==> flow/design.v <==
module id_decoder(
  instr,
  alu_op,
  imm,
  alu_a_src,
  alu_b_src,
  mem_op,
  branch_op,
  dest_src
);
  parameter INSTR_W = 32;
  parameter ALU_OP_W = (4);
  parameter WORD_W = 32;
  input [INSTR_W - 1:0] instr;
  output reg [ALU_OP_W - 1:0] alu_op;
  output reg [WORD_W - 1:0] imm;
  output reg [(2) - 1:0] alu_a_src;
  output reg [(2) - 1:0] alu_b_src;
  output reg [(4) - 1:0] mem_op;
  output reg branch_op;
  output reg [(2) - 1:0] dest_src;
  wire [6:0] opcode = (instr[6:0]);
  wire [2:0] funct3 = (instr[14:12]);
  wire [6:0] funct7 = (instr[31:25]);
  wire [16:0] opcode_rtype = 
({(instr[31:25]), (instr[14:12]), (instr[6:0])});
  wire [16:0] opcode_itype = 
({7'b0, (instr[14:12]), (instr[6:0])});
  wire [16:0] opcode_stype = 
({7'b0, (instr[14:12]), (instr[6:0])});
  wire [16:0] opcode_btype = 
({7'b0, (instr[14:12]), (instr[6:0])});
  reg [16:0] opcode_complete;
  wire [11:0] itype_imm12 = (instr[31:20]);
  wire [11:0] stype_imm12 = ({instr[31:25], instr[11:7]});
  wire [11:0] btype_imm12 = 
({instr[31], instr[7], instr[30:25], instr[11:8], 1'b0});
  always@(*) begin
    case(opcode)
      (7'b0110011): opcode_complete = opcode_rtype;
      (7'b0010011): opcode_complete = opcode_itype;
      (7'b0000011): opcode_complete = opcode_stype;
      (7'b0100011): opcode_complete = opcode_stype;
      (7'b1100011): opcode_complete = opcode_btype;
      (7'b0110111): opcode_complete = ({10'b0, (7'b0110111)});
      (7'b0010111): opcode_complete = ({10'b0, (7'b0010111)});
      (7'b1101111): opcode_complete = ({10'b0, (7'b1101111)});
      (7'b1100111): opcode_complete = ({10'b0, (7'b1100111)});
      default: opcode_complete = 0;
    endcase
  end
  always@(*) begin
    mem_op = (0);
    branch_op = 0;
    case(opcode)
      (7'b0110011): begin
        imm = {32{1'b0}};
        alu_a_src = (0);
        alu_b_src = (0);
        dest_src = (1);
      end
      (7'b0010011): begin
        imm = $signed(itype_imm12);
        alu_a_src = (0);
        alu_b_src = (1);
        dest_src = (1);
      end
      (7'b0000011): begin
        imm = $signed(itype_imm12);
        alu_a_src = (0);
        alu_b_src = (1);
        dest_src = (2);
        case(funct3)
          (3'b000): mem_op = (6);
          (3'b001): mem_op = (5);
          (3'b010): mem_op = (4);
          (3'b100): mem_op = (7);
          (3'b101): mem_op = (8);
          default: mem_op = (0);
        endcase
      end
      (7'b0100011): begin
        imm = $signed(stype_imm12);
        alu_a_src = (0);
        alu_b_src = (0);
        dest_src = (0);
        case(funct3)
          (3'b000): mem_op = (3);
          (3'b001): mem_op = (2);
          (3'b010): mem_op = (1);
          default: mem_op = (0);
        endcase
      end
      (7'b1100011): begin
        imm = $signed(btype_imm12);
        alu_a_src = (0);
        alu_b_src = (0);
        dest_src = (0);
        branch_op = 1;
      end
      (7'b0110111): begin
        imm = ({instr[31:12], 12'b0});
        alu_a_src = (2);
        alu_b_src = (1);
        dest_src = (1);
      end
      (7'b0010111): begin
        imm = ({instr[31:12], 12'b0});
        alu_a_src = (1);
        alu_b_src = (1);
        dest_src = (1);
      end
      (7'b1101111): begin
        imm = ({instr[31], instr[19:12], instr[20], instr[30:21], 
12'b0});
        alu_a_src = (2);
        alu_b_src = (3);
        dest_src = (0);
        branch_op = 1;
      end
      (7'b1100111): begin
        imm = ($signed(instr[31:20]));
        alu_a_src = (2);
        alu_b_src = (3);
        dest_src = (3);
        branch_op = 1;
      end
      default: begin
        imm = 0;
        alu_a_src = (0);
        alu_b_src = (0);
        dest_src = (0);
      end
    endcase
  end
  always@(*) begin
    case(opcode_complete)
      ({(7'b0000000), (3'b000), (7'b0110011)}), ({7'b0000000, (3'b000), (7'b0010011)}): alu_op = (0);
      ({(7'b0100000), (3'b000), (7'b0110011)}): alu_op = (6);
      ({(7'b0000000), (3'b010), (7'b0110011)}), ({7'b0000000, (3'b010), (7'b0010011)}): alu_op = (4);
      ({(7'b0000000), (3'b010), (7'b0110011)}), ({7'b0000000, (3'b011), (7'b0010011)}): alu_op = (5);
      ({(7'b0000000), (3'b100), (7'b0110011)}), ({7'b0000000, (3'b100), (7'b0010011)}): alu_op = (3);
      ({(7'b0000000), (3'b110), (7'b0110011)}), ({7'b0000000, (3'b110), (7'b0010011)}): alu_op = (2);
      ({(7'b0000000), (3'b111), (7'b0110011)}), ({7'b0000000, (3'b111), (7'b0010011)}): alu_op = (1);
      ({7'h00, (3'b000), (7'b1100011)}): alu_op = (3);
      ({7'h00, (3'b001), (7'b1100011)}): alu_op = (12);
      ({7'h00, (3'b100), (7'b1100011)}): alu_op = (10);
      ({7'h00, (3'b101), (7'b1100011)}): alu_op = (4);
      ({7'h00, (3'b110), (7'b1100011)}): alu_op = (10);
      ({7'h00, (3'b111), (7'b1100011)}): alu_op = (11);
      ({10'b0, (7'b0110111)}): alu_op = (0);
      ({10'b0, (7'b0010111)}): alu_op = (0);
      ({10'b0, (7'b1101111)}): alu_op = (0);
      ({10'b0, (7'b1100111)}): alu_op = (0);
      default: alu_op = (0);
    endcase
  end
endmodule
module alu(
  opp_a,
  opp_b,
  op,
  eval,
  zero
);
  parameter DATA_W = 32;
  localparam ALU_OP_W = (4);
  input [DATA_W - 1:0] opp_a;
  input [DATA_W - 1:0] opp_b;
  input [ALU_OP_W - 1:0] op;
  output reg [DATA_W - 1:0] eval;
  output zero;
  assign zero = (eval == 0);
  always@(*) begin
    case(op)
      (0): eval = opp_a + opp_b;
      (6): eval = opp_a - opp_b;
      (1): eval = opp_a & opp_b;
      (2): eval = opp_a | opp_b;
      (3): eval = opp_a ^ opp_b;
      (4): eval = $signed(opp_a) < $signed(opp_b);
      (5): eval = opp_a < opp_b;
      (10): eval = $signed(opp_a) >= $signed(opp_b);
      (11): eval = opp_a >= opp_b;
      (12): eval = opp_a != opp_b;
      default: eval = 0;
    endcase
  end
endmodule
module register_file(
  clk,
  aresetn,
  rd_reg_a,
  rd_reg_b,
  rd_data_a,
  rd_data_b,
  wr_en,
  wr_reg,
  wr_data
);
  parameter REG_COUNT = 32;
  parameter REG_W = 32;
  parameter REG_IDX_W = $clog2(REG_COUNT);
  input clk;
  input aresetn;
  input [REG_IDX_W - 1:0] rd_reg_a;
  input [REG_IDX_W - 1:0] rd_reg_b;
  output [REG_W - 1:0] rd_data_a;
  output [REG_W - 1:0] rd_data_b;
  input wr_en;
  input [REG_IDX_W - 1:0] wr_reg;
  input [REG_W - 1:0] wr_data;
  reg [REG_W - 1:0] registers [0:REG_COUNT - 1];
  integer i;
  always@(posedge clk) begin
    if(aresetn == 0) begin
      for(i = 0; i < REG_COUNT; i = i + 1) begin
        registers[i] <= 0;
      end
    end else if(wr_en == 1 && wr_reg != 0) begin
      registers[wr_reg] <= wr_data;
    end
  end
  assign rd_data_a = registers[rd_reg_a];
  assign rd_data_b = registers[rd_reg_b];
endmodule
module fe(
  clk,
  clr,
  stall,
  i_branch,
  i_branch_addr,
  o_pc,
  o_instr_req
);
  input clk;
  input clr;
  input stall;
  input i_branch;
  input [32 - 1:0] i_branch_addr;
  output [32 -1:0] o_pc;
  output o_instr_req;
  reg [32 - 1:0] r_pc;
  always@(posedge clk) begin
    if(clr == 1) begin
      r_pc <= 0;
    end else if(stall == 0) begin
      if (i_branch == 1) begin
        r_pc <= i_branch_addr + 32 / 8;
      end else begin
        r_pc <= r_pc + 32 / 8;
      end
    end
  end
  assign o_pc = i_branch ? i_branch_addr : r_pc;
  assign o_instr_req = ~clr;
endmodule
module id(
  clk,
  clr,
  stall,
  rf_reset,
  i_pc,
  i_instr,
  i_ex_alu_eval,
  i_ex_dest_reg,
  i_ex_dest_src,
  i_me_dest_reg,
  i_me_dest_src,
  i_me_dest_data,
  i_wb_dest_en,
  i_wb_dest_reg,
  i_wb_dest_data,
  o_pc,
  o_instr,
  o_alu_op,
  o_alu_data_a,
  o_alu_data_b,
  o_imm,
  o_mem_op,
  o_dest_src,
  o_dest_reg,
  o_branch_op,
  o_mem_hazard
);
  input clk;
  input clr;
  input stall;
  input rf_reset;
  input [32 - 1:0] i_pc;
  input [32 - 1:0] i_instr;
  wire [32 - 1:0] s_instr;
  input [$clog2(32) - 1:0] i_ex_dest_reg;
  input [(2) - 1:0] i_ex_dest_src;
  input [32 - 1:0] i_ex_alu_eval;
  input [$clog2(32) - 1:0] i_me_dest_reg;
  input [(2) - 1:0] i_me_dest_src;
  input [32 - 1:0] i_me_dest_data;
  input i_wb_dest_en;
  input [$clog2(32) - 1:0] i_wb_dest_reg;
  input [32 - 1:0] i_wb_dest_data;
  output [32 - 1:0] o_pc;
  output [32 - 1:0] o_instr;
  reg [32 - 1:0] r_pc;
  reg [32 - 1:0] r_instr;
  output [(4) - 1:0] o_alu_op;
  output reg[32 - 1:0] o_alu_data_a;
  output reg[32 - 1:0] o_alu_data_b;
  output [32 - 1:0] o_imm;
  output [(4) - 1:0] o_mem_op;
  output o_branch_op;
  output [(2) - 1:0] o_dest_src;
  output [$clog2(32) - 1:0] o_dest_reg;
  assign o_dest_reg = (s_instr[11:7]);
  output o_mem_hazard;
  wire [(2) - 1:0] s_alu_src_a;
  wire [(2) - 1:0] s_alu_src_b;
  wire [(4) - 1:0] s_mem_op;
  wire [(2) - 1:0] s_dest_src;
  wire s_branch_op;
  wire [$clog2(32) - 1:0] s_reg_a = (s_instr[19:15]);
  wire [32 - 1:0] s_reg_data_a;
  wire [$clog2(32) - 1:0] s_reg_b = (s_instr[24:20]);
  wire [32 - 1:0] s_reg_data_b;
  reg s_mem_hazard_reg_a;
  reg s_mem_hazard_reg_b;
  reg [32 - 1:0] r_temp_pc;
  reg [32 - 1:0] r_temp_instr;
  reg r_temp_valid;
  always@(posedge clk) begin
    if(clr == 1) begin
      r_pc <= 0;
      r_instr <= 0;
      r_temp_valid <= 0;
    end else begin
      if(r_temp_valid == 0) begin
        r_pc <= i_pc;
        r_instr <= i_instr;
      end
      if(stall == 1) begin
        r_temp_pc <= r_pc;
        r_temp_instr <= r_instr;
      end
      r_temp_valid <= stall;
    end
  end
  assign o_pc = r_temp_valid ? r_temp_pc : r_pc;
  assign o_instr = r_temp_valid ? r_temp_instr : r_instr;
  assign s_instr = o_instr;
  assign o_mem_hazard = s_mem_hazard_reg_a | s_mem_hazard_reg_b;
  assign o_mem_op = stall ? (0) : s_mem_op;
  assign o_dest_src = stall ? (0) : s_dest_src;
  assign o_branch_op = ~stall & s_branch_op;
  id_decoder dec(
    .instr(s_instr),
    .alu_op(o_alu_op),
    .imm(o_imm),
    .mem_op(s_mem_op),
    .alu_a_src(s_alu_src_a),
    .alu_b_src(s_alu_src_b),
    .dest_src(s_dest_src),
    .branch_op(s_branch_op)
  );
  register_file rf(
    .clk(clk),
    .aresetn(rf_reset),
    .rd_reg_a(s_reg_a),
    .rd_reg_b(s_reg_b),
    .rd_data_a(s_reg_data_a),
    .rd_data_b(s_reg_data_b),
    .wr_en(i_wb_dest_en),
    .wr_reg(i_wb_dest_reg),
    .wr_data(i_wb_dest_data)
  );
  function [32 - 1:0] fwd_alu_data;
    input [$clog2(32) - 1:0] reg_num;
    input [32 - 1:0] reg_data;
  begin
    if(reg_num != 0 && reg_num == i_ex_dest_reg &&
      i_ex_dest_src == (1)) begin
      fwd_alu_data = i_ex_alu_eval;
    end else if(reg_num != 0 && reg_num == i_me_dest_reg &&
      i_me_dest_src != (0)) begin
      fwd_alu_data = i_me_dest_data;
    end else if(reg_num != 0 && reg_num == i_wb_dest_reg &&
      i_wb_dest_en == 1) begin
      fwd_alu_data = i_wb_dest_data;
    end else begin
      fwd_alu_data = reg_data;
    end
  end
  endfunction
  function mem_hazard_stall;
    input [$clog2(32) - 1:0] reg_num;
  begin
    if(reg_num != 0 && reg_num == i_ex_dest_reg &&
      i_ex_dest_src == (2)) begin
      mem_hazard_stall = 1;
    end else begin
      mem_hazard_stall = 0;
    end
  end
  endfunction
  always@(*) begin
    s_mem_hazard_reg_a = 0;
    case(s_alu_src_a)
      (0): begin
        o_alu_data_a = fwd_alu_data(s_reg_a, s_reg_data_a);
        s_mem_hazard_reg_a = mem_hazard_stall(s_reg_a);
      end
      (1): o_alu_data_a = r_pc;
      (2): o_alu_data_a = 0;
      default: o_alu_data_a = 0;
    endcase
    s_mem_hazard_reg_b = 0;
    case(s_alu_src_b)
      (0): begin
        o_alu_data_b = fwd_alu_data(s_reg_b, s_reg_data_b);
        s_mem_hazard_reg_b = mem_hazard_stall(s_reg_b);
      end
      (1): o_alu_data_b = o_imm;
      (2): o_alu_data_b = 32 / 8;
      (3): o_alu_data_b = 0;
      default: o_alu_data_b = 0;
    endcase
  end
endmodule
module ex(
  clk,
  clr,
  stall,
  i_pc,
  i_instr,
  i_alu_op,
  i_alu_data_a,
  i_alu_data_b,
  i_imm,
  i_mem_op,
  i_dest_src,
  i_dest_reg,
  i_branch_op,
  o_pc,
  o_instr,
  o_dest_src,
  o_dest_reg,
  o_alu_eval,
  o_mem_op,
  o_mem_req_addr,
  o_mem_req_wr_data,
  o_mem_req_wr_en,
  o_mem_req_count,
  o_branch,
  o_branch_addr
);
  input clk;
  input clr;
  input stall;
  input [32 - 1:0] i_pc;
  input [32 - 1:0] i_instr;
  input [(4) - 1:0] i_alu_op;
  input [32 - 1:0] i_alu_data_a;
  input [32 - 1:0] i_alu_data_b;
  input [32 - 1:0] i_imm;
  input [(4) - 1:0] i_mem_op;
  input [(2) - 1:0] i_dest_src;
  input [$clog2(32) - 1:0] i_dest_reg;
  input i_branch_op;
  reg [32 - 1:0] r_pc;
  reg [32 - 1:0] r_instr;
  reg [(4) - 1:0] r_alu_op;
  reg [32 - 1:0] r_alu_data_a;
  reg [32 - 1:0] r_alu_data_b;
  reg [32 - 1:0] r_imm;
  reg [(4) - 1:0] r_mem_op;
  reg [(2) - 1:0] r_dest_src;
  reg [$clog2(32) - 1:0] r_dest_reg;
  reg r_branch_op;
  wire [32 - 1:0] s_alu_eval;
  wire s_alu_zero;
  output [32 - 1:0] o_pc;
  output [32 - 1:0] o_instr;
  output [(2) - 1:0] o_dest_src;
  output [$clog2(32) - 1:0] o_dest_reg;
  output [32 - 1:0] o_alu_eval;
  output [(4) - 1:0] o_mem_op;
  output [32 - 1:0] o_mem_req_addr;
  output [32 - 1:0] o_mem_req_wr_data;
  output reg o_mem_req_wr_en;
  output reg [(2) - 1:0] o_mem_req_count;
  output o_branch;
  output [32 - 1:0] o_branch_addr;
  assign o_pc = r_pc;
  assign o_instr = r_instr;
  assign o_dest_src = r_dest_src;
  assign o_dest_reg = r_dest_reg;
  assign o_alu_eval = s_alu_eval;
  assign o_mem_op = r_mem_op;
  assign o_branch = s_alu_zero & r_branch_op;
  assign o_branch_addr = r_pc + r_imm;
  always@(posedge clk) begin
    if(clr == 1) begin
      r_pc <= 0;
      r_instr <= 0;
      r_alu_op <= (0);
      r_alu_data_a <= 0;
      r_alu_data_b <= 0;
      r_imm <= 0;
      r_mem_op <= (0);
      r_dest_src <= (0);
      r_dest_reg <= 0;
      r_branch_op <= 0;
    end else if(stall == 0) begin
      r_pc <= i_pc;
      r_instr <= i_instr;
      r_alu_op <= i_alu_op;
      r_mem_op <= i_mem_op;
      r_alu_data_a <= i_alu_data_a;
      r_alu_data_b <= i_alu_data_b;
      r_imm <= i_imm;
      r_dest_src <= i_dest_src;
      r_dest_reg <= i_dest_reg;
      r_branch_op <= i_branch_op;
    end
  end
  alu comp(
    .opp_a(r_alu_data_a),
    .opp_b(r_alu_data_b),
    .op(r_alu_op),
    .eval(s_alu_eval),
    .zero(s_alu_zero)
  );
  assign o_mem_req_addr = r_imm + r_alu_data_a;
  assign o_mem_req_wr_data = r_alu_data_b;
  always@(*) begin
    case(r_mem_op)
      (1): begin
        o_mem_req_count = (3);
        o_mem_req_wr_en = 1;
      end
      (2): begin
        o_mem_req_count = (2);
        o_mem_req_wr_en = 1;
      end
      (3): begin
        o_mem_req_count = (1);
        o_mem_req_wr_en = 1;
      end
      (4): begin
        o_mem_req_count = (3);
        o_mem_req_wr_en = 0;
      end
      (5): begin
        o_mem_req_count = (2);
        o_mem_req_wr_en = 0;
      end
      (6): begin
        o_mem_req_count = (1);
        o_mem_req_wr_en = 0;
      end
      (8): begin
        o_mem_req_count = (2);
        o_mem_req_wr_en = 0;
      end
      (7): begin
        o_mem_req_count = (1);
        o_mem_req_wr_en = 0;
      end
      default: begin
        o_mem_req_count = (0);
        o_mem_req_wr_en = 0;
      end
    endcase
  end
endmodule
module me(
  clk,
  clr,
  stall,
  i_pc,
  i_instr,
  i_dest_src,
  i_dest_reg,
  i_alu_eval,
  i_mem_read,
  i_mem_op,
  o_pc,
  o_instr,
  o_dest_src,
  o_dest_reg,
  o_dest_data
);
  input clk;
  input clr;
  input stall;
  input [32 - 1:0] i_pc;
  input [32 - 1:0] i_instr;
  input [(2) - 1:0] i_dest_src;
  input [$clog2(32) - 1:0] i_dest_reg;
  input [32 - 1:0] i_alu_eval;
  input [32 - 1:0] i_mem_read;
  input [(4) -1:0] i_mem_op;
  reg [32 - 1:0] r_pc;
  reg [32 - 1:0] r_instr;
  reg [(2) - 1:0] r_dest_src;
  reg [$clog2(32) - 1:0] r_dest_reg;
  reg [32 - 1:0] r_alu_eval;
  reg [32 - 1:0] r_mem_read;
  reg [32 - 1:0] s_final_mem_read;
  output [32 - 1:0] o_pc;
  output [32 - 1:0] o_instr;
  output [(2) - 1:0] o_dest_src;
  output [$clog2(32) - 1:0] o_dest_reg;
  output reg [32 - 1:0] o_dest_data;
  assign o_pc = r_pc;
  assign o_instr = r_instr;
  assign o_dest_src = r_dest_src;
  assign o_dest_reg = r_dest_reg;
  always@(posedge clk) begin
    if(clr == 1) begin
      r_pc <= 0;
      r_instr <= 0;
      r_dest_src <= 0;
      r_dest_reg <= 0;
      r_alu_eval <= 0;
      r_mem_read <= 0;
    end else if(stall == 0) begin
      r_pc <= i_pc;
      r_instr <= i_instr;
      r_dest_src <= i_dest_src;
      r_dest_reg <= i_dest_reg;
      r_alu_eval <= i_alu_eval;
      r_mem_read <= i_mem_read;
    end
  end
  always@(*) begin
    if(i_mem_op == (7) || i_mem_op == (8)) begin
      s_final_mem_read = i_mem_read;
    end else begin
      s_final_mem_read = $signed(i_mem_read);
    end
    case(r_dest_src)
      (0): o_dest_data = 0;
      (1): o_dest_data = r_alu_eval;
      (2): o_dest_data = s_final_mem_read;
      (3): o_dest_data = r_pc + 32 / 8;
      default: o_dest_data = 0;
    endcase
  end
endmodule
module wb(
  clk,
  clr,
  i_pc,
  i_instr,
  i_dest_src,
  i_dest_reg,
  i_dest_data,
  o_pc,
  o_instr,
  o_dest_en,
  o_dest_reg,
  o_dest_data
);
  input clk;
  input clr;
  input [32 - 1:0] i_pc;
  input [32 - 1:0] i_instr;
  input [(2) - 1:0] i_dest_src;
  input [$clog2(32) - 1:0] i_dest_reg;
  input [32 - 1:0] i_dest_data;
  reg [32 - 1:0] r_pc;
  reg [32 - 1:0] r_instr;
  reg [(2) - 1:0] r_dest_src;
  reg [$clog2(32) - 1:0] r_dest_reg;
  reg [32 - 1:0] r_dest_data;
  output [32 - 1:0] o_pc;
  output [32 - 1:0] o_instr;
  output o_dest_en;
  output [$clog2(32) - 1:0] o_dest_reg;
  output [32 - 1:0] o_dest_data;
  assign o_pc = r_pc;
  assign o_instr = r_instr;
  assign o_dest_en = r_dest_src != (0);
  assign o_dest_reg = r_dest_reg;
  assign o_dest_data = r_dest_data;
  always@(posedge clk) begin
    if(clr == 1) begin
      r_pc <= 0;
      r_instr <= 0;
      r_dest_src <= (0);
      r_dest_reg <= 0;
      r_dest_data <= 0;
    end else begin
      r_pc <= i_pc;
      r_instr <= i_instr;
      r_dest_src <= i_dest_src;
      r_dest_reg <= i_dest_reg;
      r_dest_data <= i_dest_data;
    end
  end
endmodule
module pipeline(
  clk,
  resetn,
  o_instr_req_addr,
  o_instr_req_en,
  i_instr_res_data,
  o_mem_req_addr,
  o_mem_req_wr_data,
  o_mem_req_wr_en,
  o_mem_req_count,
  i_mem_res_rd_data,
  i_mem_res_code
);
  input clk;
  input resetn;
  output [32 - 1:0] o_instr_req_addr;
  output o_instr_req_en;
  input [32 - 1:0] i_instr_res_data;
  output [32 - 1:0] o_mem_req_addr;
  output [32 - 1:0] o_mem_req_wr_data;
  output o_mem_req_wr_en;
  output [(2) - 1:0] o_mem_req_count;
  input [32 - 1:0] i_mem_res_rd_data;
  input [(3) - 1:0] i_mem_res_code;
  wire fe_clr;
  wire fe_stall;
  wire fe_branch;
  wire [32 - 1:0] fe_branch_addr;
  wire [32 - 1:0] fe_pc;
  wire id_clr;
  wire id_stall;
  wire [32 - 1:0] id_pc;
  wire [32 - 1:0] id_instr;
  wire [(4) - 1:0] id_alu_op;
  wire [32 - 1:0] id_alu_data_a;
  wire [32 - 1:0] id_alu_data_b;
  wire [32 - 1:0] id_imm;
  wire [(4) - 1:0] id_mem_op;
  wire [(2) - 1:0] id_dest_src;
  wire [$clog2(32) - 1:0] id_dest_reg;
  wire id_branch_op;
  wire id_mem_hazard;
  wire ex_clr;
  wire ex_stall;
  wire [32 - 1:0] ex_pc;
  wire [32 - 1:0] ex_instr;
  wire [32 - 1:0] ex_alu_eval;
  wire [(2) - 1:0] ex_dest_src;
  wire [$clog2(32) - 1:0] ex_dest_reg;
  wire [(4) - 1:0] ex_mem_op;
  wire me_clr;
  wire me_stall;
  wire [32 - 1:0] me_pc;
  wire [32 - 1:0] me_instr;
  wire [(2) - 1:0] me_dest_src;
  wire [$clog2(32) - 1:0] me_dest_reg;
  wire [32 - 1:0] me_dest_data;
  wire wb_clr;
  wire wb_stall;
  wire wb_dest_en;
  wire [$clog2(32) - 1:0] wb_dest_reg;
  wire [32 - 1:0] wb_dest_data;
  assign fe_clr = ~resetn;
  assign id_clr = ~resetn | fe_branch;
  assign ex_clr = ~resetn | fe_branch;
  assign me_clr = ~resetn;
  assign wb_clr = ~resetn;
  assign fe_stall = id_mem_hazard;
  assign id_stall = id_mem_hazard;
  assign ex_stall = 0;
  assign me_stall = 0;
  assign wb_stall = 0;
  assign o_instr_req_addr = fe_pc;
  fe p0(
    .clk(clk),
    .clr(fe_clr),
    .stall(fe_stall),
    .i_branch(fe_branch),
    .i_branch_addr(fe_branch_addr),
    .o_pc(fe_pc),
    .o_instr_req(o_instr_req_en)
  );
  reg [32 - 1:0] fe_pc_delay;
  always@(posedge clk) begin
    fe_pc_delay <= fe_pc;
  end
  id p1(
    .clk(clk),
    .clr(id_clr),
    .stall(id_stall),
    .rf_reset(resetn),
    .i_pc(fe_pc_delay),
    .i_instr(i_instr_res_data),
    .i_ex_dest_reg(ex_dest_reg),
    .i_ex_dest_src(ex_dest_src),
    .i_ex_alu_eval(ex_alu_eval),
    .i_me_dest_reg(me_dest_reg),
    .i_me_dest_src(me_dest_src),
    .i_me_dest_data(me_dest_data),
    .i_wb_dest_en(wb_dest_en),
    .i_wb_dest_reg(wb_dest_reg),
    .i_wb_dest_data(wb_dest_data),
    .o_pc(id_pc),
    .o_instr(id_instr),
    .o_alu_op(id_alu_op),
    .o_alu_data_a(id_alu_data_a),
    .o_alu_data_b(id_alu_data_b),
    .o_imm(id_imm),
    .o_mem_op(id_mem_op),
    .o_dest_src(id_dest_src),
    .o_dest_reg(id_dest_reg),
    .o_branch_op(id_branch_op),
    .o_mem_hazard(id_mem_hazard)
  );
  ex p2(
    .clk(clk),
    .clr(ex_clr),
    .stall(ex_stall),
    .i_pc(id_pc),
    .i_instr(id_instr),
    .i_alu_op(id_alu_op),
    .i_alu_data_a(id_alu_data_a),
    .i_alu_data_b(id_alu_data_b),
    .i_imm(id_imm),
    .i_mem_op(id_mem_op),
    .i_dest_src(id_dest_src),
    .i_dest_reg(id_dest_reg),
    .i_branch_op(id_branch_op),
    .o_pc(ex_pc),
    .o_instr(ex_instr),
    .o_dest_src(ex_dest_src),
    .o_dest_reg(ex_dest_reg),
    .o_alu_eval(ex_alu_eval),
    .o_mem_op(ex_mem_op),
    .o_mem_req_addr(o_mem_req_addr),
    .o_mem_req_wr_data(o_mem_req_wr_data),
    .o_mem_req_wr_en(o_mem_req_wr_en),
    .o_mem_req_count(o_mem_req_count),
    .o_branch(fe_branch),
    .o_branch_addr(fe_branch_addr)
  );
  me p3(
    .clk(clk),
    .clr(me_clr),
    .stall(me_stall),
    .i_pc(ex_pc),
    .i_instr(ex_instr),
    .i_dest_src(ex_dest_src),
    .i_dest_reg(ex_dest_reg),
    .i_alu_eval(ex_alu_eval),
    .i_mem_read(i_mem_res_rd_data),
    .i_mem_op(ex_mem_op),
    .o_pc(me_pc),
    .o_instr(me_instr),
    .o_dest_src(me_dest_src),
    .o_dest_reg(me_dest_reg),
    .o_dest_data(me_dest_data)
  );
  wb p4(
    .clk(clk),
    .clr(wb_clr),
    .i_pc(me_pc),
    .i_instr(me_instr),
    .i_dest_src(me_dest_src),
    .i_dest_reg(me_dest_reg),
    .i_dest_data(me_dest_data),
    .o_dest_en(wb_dest_en),
    .o_dest_reg(wb_dest_reg),
    .o_dest_data(wb_dest_data)
  );
endmodule
Step by step through the tools: pipeline
Tool output for the design above, in the order of the flow.
Lines are those of the file above, counted from 1.
Operators: Yosys type, input widths -> output width; for muxes data width and select width s.
Cell names lack the library's common part.
Not given: -
- design top: pipeline
- clock: clk
- standard-cell library: sky130hd
- corner: tt_025C_1v80

Elaborated design
Yosys after proc, flatten, opt, wreduce and memory -nomap, before mapping. Print and check cells are not counted.
Memory sizes are those after Yosys's memory passes, which may raise the word count (mostly to a power of two), join words into wider ones and drop unused or constant bits.
- input bits: 69
- noted bits in writable memories: 1024
- output and inout port bits at 100
- noted memories: 2
- noted register bits: 443
- bits in read-only memories: 48
- word-level cells: 177
- bitwise operators: 10
- equal/unequal tests at 54
- multiplexer cells at 36
- order comparisons: 4
- noted reduce/logical cells: 42
- $add $sub $neg at 7
- memories (name ; words ; bits a word ; RTL line ; RTL):
    p1.rf.registers ; 32 ; 32 ; 213 ; reg [REG_W - 1:0] registers [0:REG_COUNT - 1];
    (name not given) ; 16 ; 3 ; 535 ; case(r_mem_op)
- operator list (operator ; number):
    $mux 32 ; 12
    $pmux 32 s10 ; 1
    $pmux 32 s4 ; 2
    $eq 17x10->1 const B ; 10
    $pmux 32 s5 ; 1
    $pmux 17 s6 ; 1
    $add 32x3->32 const B ; 3
    $add 32x32->32 ; 3
    $ge 32x32->1 ; 2
    $lt 32x32->1 ; 2
    $pmux 32 s2 ; 1
    $eq 17x9->1 const B ; 3
    $pmux 4 s9 ; 1
    $sub 32x32->32 ; 1
    $ne 32x32->1 ; 1
    $and 32x32->32 ; 1
    $or 32x32->32 ; 1
    $xor 32x32->32 ; 1
    $logic_not 32->1 ; 1
    $eq 5x5->1 ; 6
    $eq 7x6->1 const B ; 3
    $eq 7x7->1 const B ; 3
    $pmux 4 s5 ; 1
    $reduce_or 3->1 ; 6
    $eq 17x16->1 const B ; 1
    $eq 17x7->1 const B ; 1
    $eq 17x8->1 const B ; 1
    $logic_and 1x1->1 ; 15
Other operator kinds: 29; their cells: 68.

Depth
Depth = most cells in a row (Yosys ltp): at word level without a register or memory, in the mapped netlist without a sequential cell, where the memories' decode and read muxes count.
- noted word-level depth: 10
- noted ABC_AREA: 0
- gate-level depth with buffers at 30
- gate-level depth less buffers at 26

After synthesis
Source: synth_stat.txt of the flow (Yosys; design flattened, memories mapped). It holds for the ABC_AREA given above (unset counts as 0); a run with the other value may have another netlist.
The area totals of this step are shown rounded.
- buffers: 729
- sequential part of the area at 40400 µm²
- cell area after synthesis at 83700 µm²
- mapped cells: 8542
- mapped flip-flops at 1476
- cells by type (cell ; number ; area in all (µm²)):
    edfxtp_1 ; 1088 ; 3.27E+04
    dfxtp_1 ; 388 ; 7767.45
    and2_1 ; 1072 ; 6.71E+03
    mux4_2 ; 256 ; 5765.53
    nand2_1 ; 1515 ; 5.69E+03
    nand3_1 ; 832 ; 4.16E+03
    clkbuf_1 ; 639 ; 2398.55
    ha_1 ; 162 ; 2.03E+03
    nor2_1 ; 497 ; 1.87E+03
    a311oi_1 ; 168 ; 1.47E+03
    mux2i_1 ; 144 ; 1.44E+03
    a21oi_1 ; 222 ; 1.11E+03
    o21ai_0 ; 216 ; 1.08E+03
    xnor2_1 ; 86 ; 753.222
    o211ai_1 ; 79 ; 593.069
    and3_1 ; 92 ; 575.552
    a22oi_1 ; 69 ; 517.997
    inv_1 ; 138 ; 517.997
Not listed: further types 82, cells in them 879.
The figures by module come from a second, unflattened synthesis with its own total; it is not the netlist above.
- cell total of the unflattened synthesis at 8748
- area total of the unflattened synthesis at 91900 µm²
Rows give one instance, submodules left out.
- modules (module ; times used ; cells ; area (µm²) ; sequential area (µm²)):
    register_file ; 1 ; 4609 ; 55700 ; 30700
    ex ; 1 ; 1050 ; 9600 ; 3580
    id ; 1 ; 929 ; 8850 ; 3220
    alu ; 1 ; 958 ; 6240 ; 0.0
    me ; 1 ; 501 ; 4660 ; 2060
    wb ; 1 ; 218 ; 2810 ; 2060
    fe ; 1 ; 311 ; 2430 ; 641
    id_decoder ; 1 ; 137 ; 922 ; 0.0
    pipeline ; 1 ; 35 ; 654 ; 641

Worst setup path after synthesis
Source: OpenSTA report_checks on the synthesized netlist (no wires, ideal clock, input and output delay 20% of the period each), path of least setup slack; recovery checks are left aside. Register names are those of the netlist, which keeps one name where synthesis merged equal registers.
- path kind: reg2reg
- from: register p2.r_alu_data_b[1]
- to: register p1.r_temp_instr[0]
- delay of the path at 6.807 ns
- noted stages on the path: 19
- period at 10.5 ns
- noted buffers on the path: 3
- arrival: 6.320 ns
- time at the first pin at 0.000 ns
- noted setup slack: 3.693 ns
- data required time: 10.013 ns
- library setup time at 0.487 ns
- noted synthesis period reached: 6.807 ns
"delay of the path" is the arrival time less input delay plus setup time.
"stages on the path" counts driving pins, that of a launching flip-flop among them; a cell with two outputs on the path counts twice.
"synthesis period reached" = period - worst setup slack (recovery checks aside). The figure is calculated, with input and output delays left at 20% of the set period.
The rows between start and end are the longest chain of elaborated cells between them; the timing report does not say that the signal goes this way. Where chains are equally long, one stands for them.
A line is the first line of the expression or statement that the cell stems from. Yosys adds cells for indexed reads and writes and turns some case tables into memories.
- cells stage by stage: dfxtp_1 inv_1 ha_1 a211oi_1 or3_1 a211oi_1 or3_1 a21boi_1 nor3_1 nor3_1 o22ai_1 and3_1 and4_1 buf_2 nand3_1 nand2_1 clkbuf_1 clkbuf_1 nor2_1
- length of the longest elaborated chain at 7
- elaborated cells on any way between the ends: 16
- those cells by class: add/sub: 2; compare: 4; eq/ne: 1; mux: 1; logic: 6; reduce/logical: 2
- ends and longest elaborated chain, after synthesis (what ; RTL line ; RTL):
    start: declaration ; 472 ; reg [32 - 1:0] r_alu_data_b;
    start: assignment ; 506 ; r_alu_data_b <= 0;
    start: assignment ; 518 ; r_alu_data_b <= i_alu_data_b;
    $ge 32x32->1 ; 184 ;
    $pmux 32 s10 ; 175 ; case(op)
    $logic_not 32->1 ; 173 ;
    $and 1x1->1 ; 498 ; assign o_branch = s_alu_zero & r_branch_op;
    $or 1x1->1 ; 765 ; assign id_clr = ~resetn | fe_branch;
    $not 1->1 ; - ;
    $reduce_and 2->1 ; - ;
    end: assignment ; 342 ; r_temp_instr <= r_instr;
    end: declaration ; 328 ; reg [32 - 1:0] r_temp_instr;

Path in the finished layout
From the final timing report of flow run 1: the path of least setup slack in the routed layout; clock arrival at registers is part of the times.
- path kind: reg2out
- from: register p2.r_alu_data_a[2]
- to: output o_instr_req_addr[11]
- time at the first pin at 0.74 ns
- arrival: 5.91 ns
- noted setup slack: 0.00 ns
- noted buffers on the path: 4
- output delay: 1.48 ns
- period at 7.39 ns
- data required time: 5.91 ns
- noted stages on the path: 19
The rows between start and end are the longest chain of elaborated cells between them; the timing report does not say that the signal goes this way. Where chains are equally long, one stands for them.
- cells stage by stage: dfxtp_1 inv_1 ha_2 nor2_1 or3_4 a311oi_2 a21boi_1 o221a_2 and4_1 and4_1 nand4_1 nor4_4 nand4_2 buf_12 nor3_4 buf_4 clkbuf_16 mux2_2 clkdlybuf4s50_1
- length of the longest elaborated chain at 5
- elaborated cells on any way between the ends: 14
- noted source lines of those cells: 14
- those cells by class: add/sub: 2; compare: 4; eq/ne: 1; mux: 2; logic: 4; reduce/logical: 1
- ends and longest elaborated chain, post-layout (what ; RTL line ; RTL):
    start: declaration ; 471 ; reg [32 - 1:0] r_alu_data_a;
    start: assignment ; 505 ; r_alu_data_a <= 0;
    start: assignment ; 517 ; r_alu_data_a <= i_alu_data_a;
    $ge 32x32->1 ; 184 ;
    $pmux 32 s10 ; 175 ; case(op)
    $logic_not 32->1 ; 173 ;
    $and 1x1->1 ; 498 ; assign o_branch = s_alu_zero & r_branch_op;
    $mux 32 ; 255 ; assign o_pc = i_branch ? i_branch_addr : r_pc;
    end: declaration ; 717 ; output [32 - 1:0] o_instr_req_addr;

Subject: flow runs of pipeline

Hi,

Flow measurements of pipeline on sky130hd: 4 stored runs with different settings, listed in no order. Input and output delays are each 20% of the period that was set; the output load is 0.01 pF.
"clock period reached" = clock period - worst setup slack. The figure is calculated, with input and output delays left at 20% of the set period.
"time of the worst setup path" is the time allowed to the run's worst setup path (the clock period less input and output delay, where it has them) less its slack. Clock arrival times count: a late capture clock shortens it, a late launch clock lengthens it.
"total power of the final layout": no workload was simulated; the value follows from the tool's default switching activity.
Results are given in rounded form.

Flow run 1
Settings were CELL_PAD_IN_SITES_DETAIL_PLACEMENT = 0; CELL_PAD_IN_SITES_GLOBAL_PLACEMENT = 2; CORE_MARGIN = 10; CORE_UTILIZATION = 56; CTS_CLUSTER_DIAMETER = 105; CTS_CLUSTER_SIZE = 41; MAX_ROUTING_LAYER = met5; MIN_ROUTING_LAYER = met1; PLACE_DENSITY_LB_ADDON = 0.27; TNS_END_PERCENT = 30; period_ns = 7.39; CAP_MARGIN = 20; SLEW_MARGIN = 20
- clock period reached: 7.386 ns
- worst-case hold slack: 0.469 ns
- noted the total power of the final layout: 16.5 mW
- mapped cell area after synthesis: 83700 µm²
- setup TNS at 0.000 ns
- setup slack of the worst path: 0.004 ns
- time of the worst setup path at 5.91 ns
- worst setup path type: reg2out
- standard-cell area of the final layout at 90500 µm²
- noted the area inside the die boundary: 165000 µm²
- noted the post-route utilization: 61.1%

Flow run 2
Settings were ABC_AREA = 0; CAP_MARGIN = 5; CELL_PAD_IN_SITES_DETAIL_PLACEMENT = 2; CELL_PAD_IN_SITES_GLOBAL_PLACEMENT = 1; CORE_ASPECT_RATIO = 0.6; CORE_MARGIN = 10; CORE_UTILIZATION = 49; CTS_CLUSTER_SIZE = 10; GPL_ROUTABILITY_DRIVEN = 1; HOLD_SLACK_MARGIN = -0.1; MAX_ROUTING_LAYER = met4; SLEW_MARGIN = 20; period_ns = 11.5
- clock period reached: 11.467 ns
- worst-case hold slack: 0.489 ns
- noted the total power of the final layout: 13.7 mW
- mapped cell area after synthesis: 83700 µm²
- setup TNS at 0.000 ns
- setup slack of the worst path: 0.033 ns
- time of the worst setup path at 9.17 ns
- worst setup path type: reg2out
- standard-cell area of the final layout at 93000 µm²
- noted the area inside the die boundary: 188000 µm²
- noted the post-route utilization: 54.8%

Flow run 3
Settings were ABC_AREA = 0; CAP_MARGIN = 5; CELL_PAD_IN_SITES_DETAIL_PLACEMENT = 2; CELL_PAD_IN_SITES_GLOBAL_PLACEMENT = 3; CORE_ASPECT_RATIO = 1.44; CORE_MARGIN = 10; CORE_UTILIZATION = 49; CTS_CLUSTER_SIZE = 19; HOLD_SLACK_MARGIN = -0.1; PLACE_DENSITY_LB_ADDON = 0.21; SETUP_SLACK_MARGIN = 1.0; SLEW_MARGIN = 30; period_ns = 11.5
- did not finish, placement stopped with FLW-0024

Flow run 4
Settings were ABC_AREA = 0; CAP_MARGIN = 25; CELL_PAD_IN_SITES_DETAIL_PLACEMENT = 0; CELL_PAD_IN_SITES_GLOBAL_PLACEMENT = 0; CORE_ASPECT_RATIO = 0.71; CORE_UTILIZATION = 34; CTS_CLUSTER_DIAMETER = 305; GPL_TIMING_DRIVEN = 1; PLACE_DENSITY = 0.69; period_ns = 16.2; CORE_MARGIN = 2; SLEW_MARGIN = 20
- clock period reached: 11.581 ns
- worst-case hold slack: 0.463 ns
- noted the total power of the final layout: 9.21 mW
- mapped cell area after synthesis: 83700 µm²
- setup TNS at 0.000 ns
- setup slack of the worst path: 4.62 ns
- time of the worst setup path at 8.34 ns
- worst setup path type: reg2out
- standard-cell area of the final layout at 94200 µm²
- noted the area inside the die boundary: 250000 µm²
- noted the post-route utilization: 38.5%

Regards
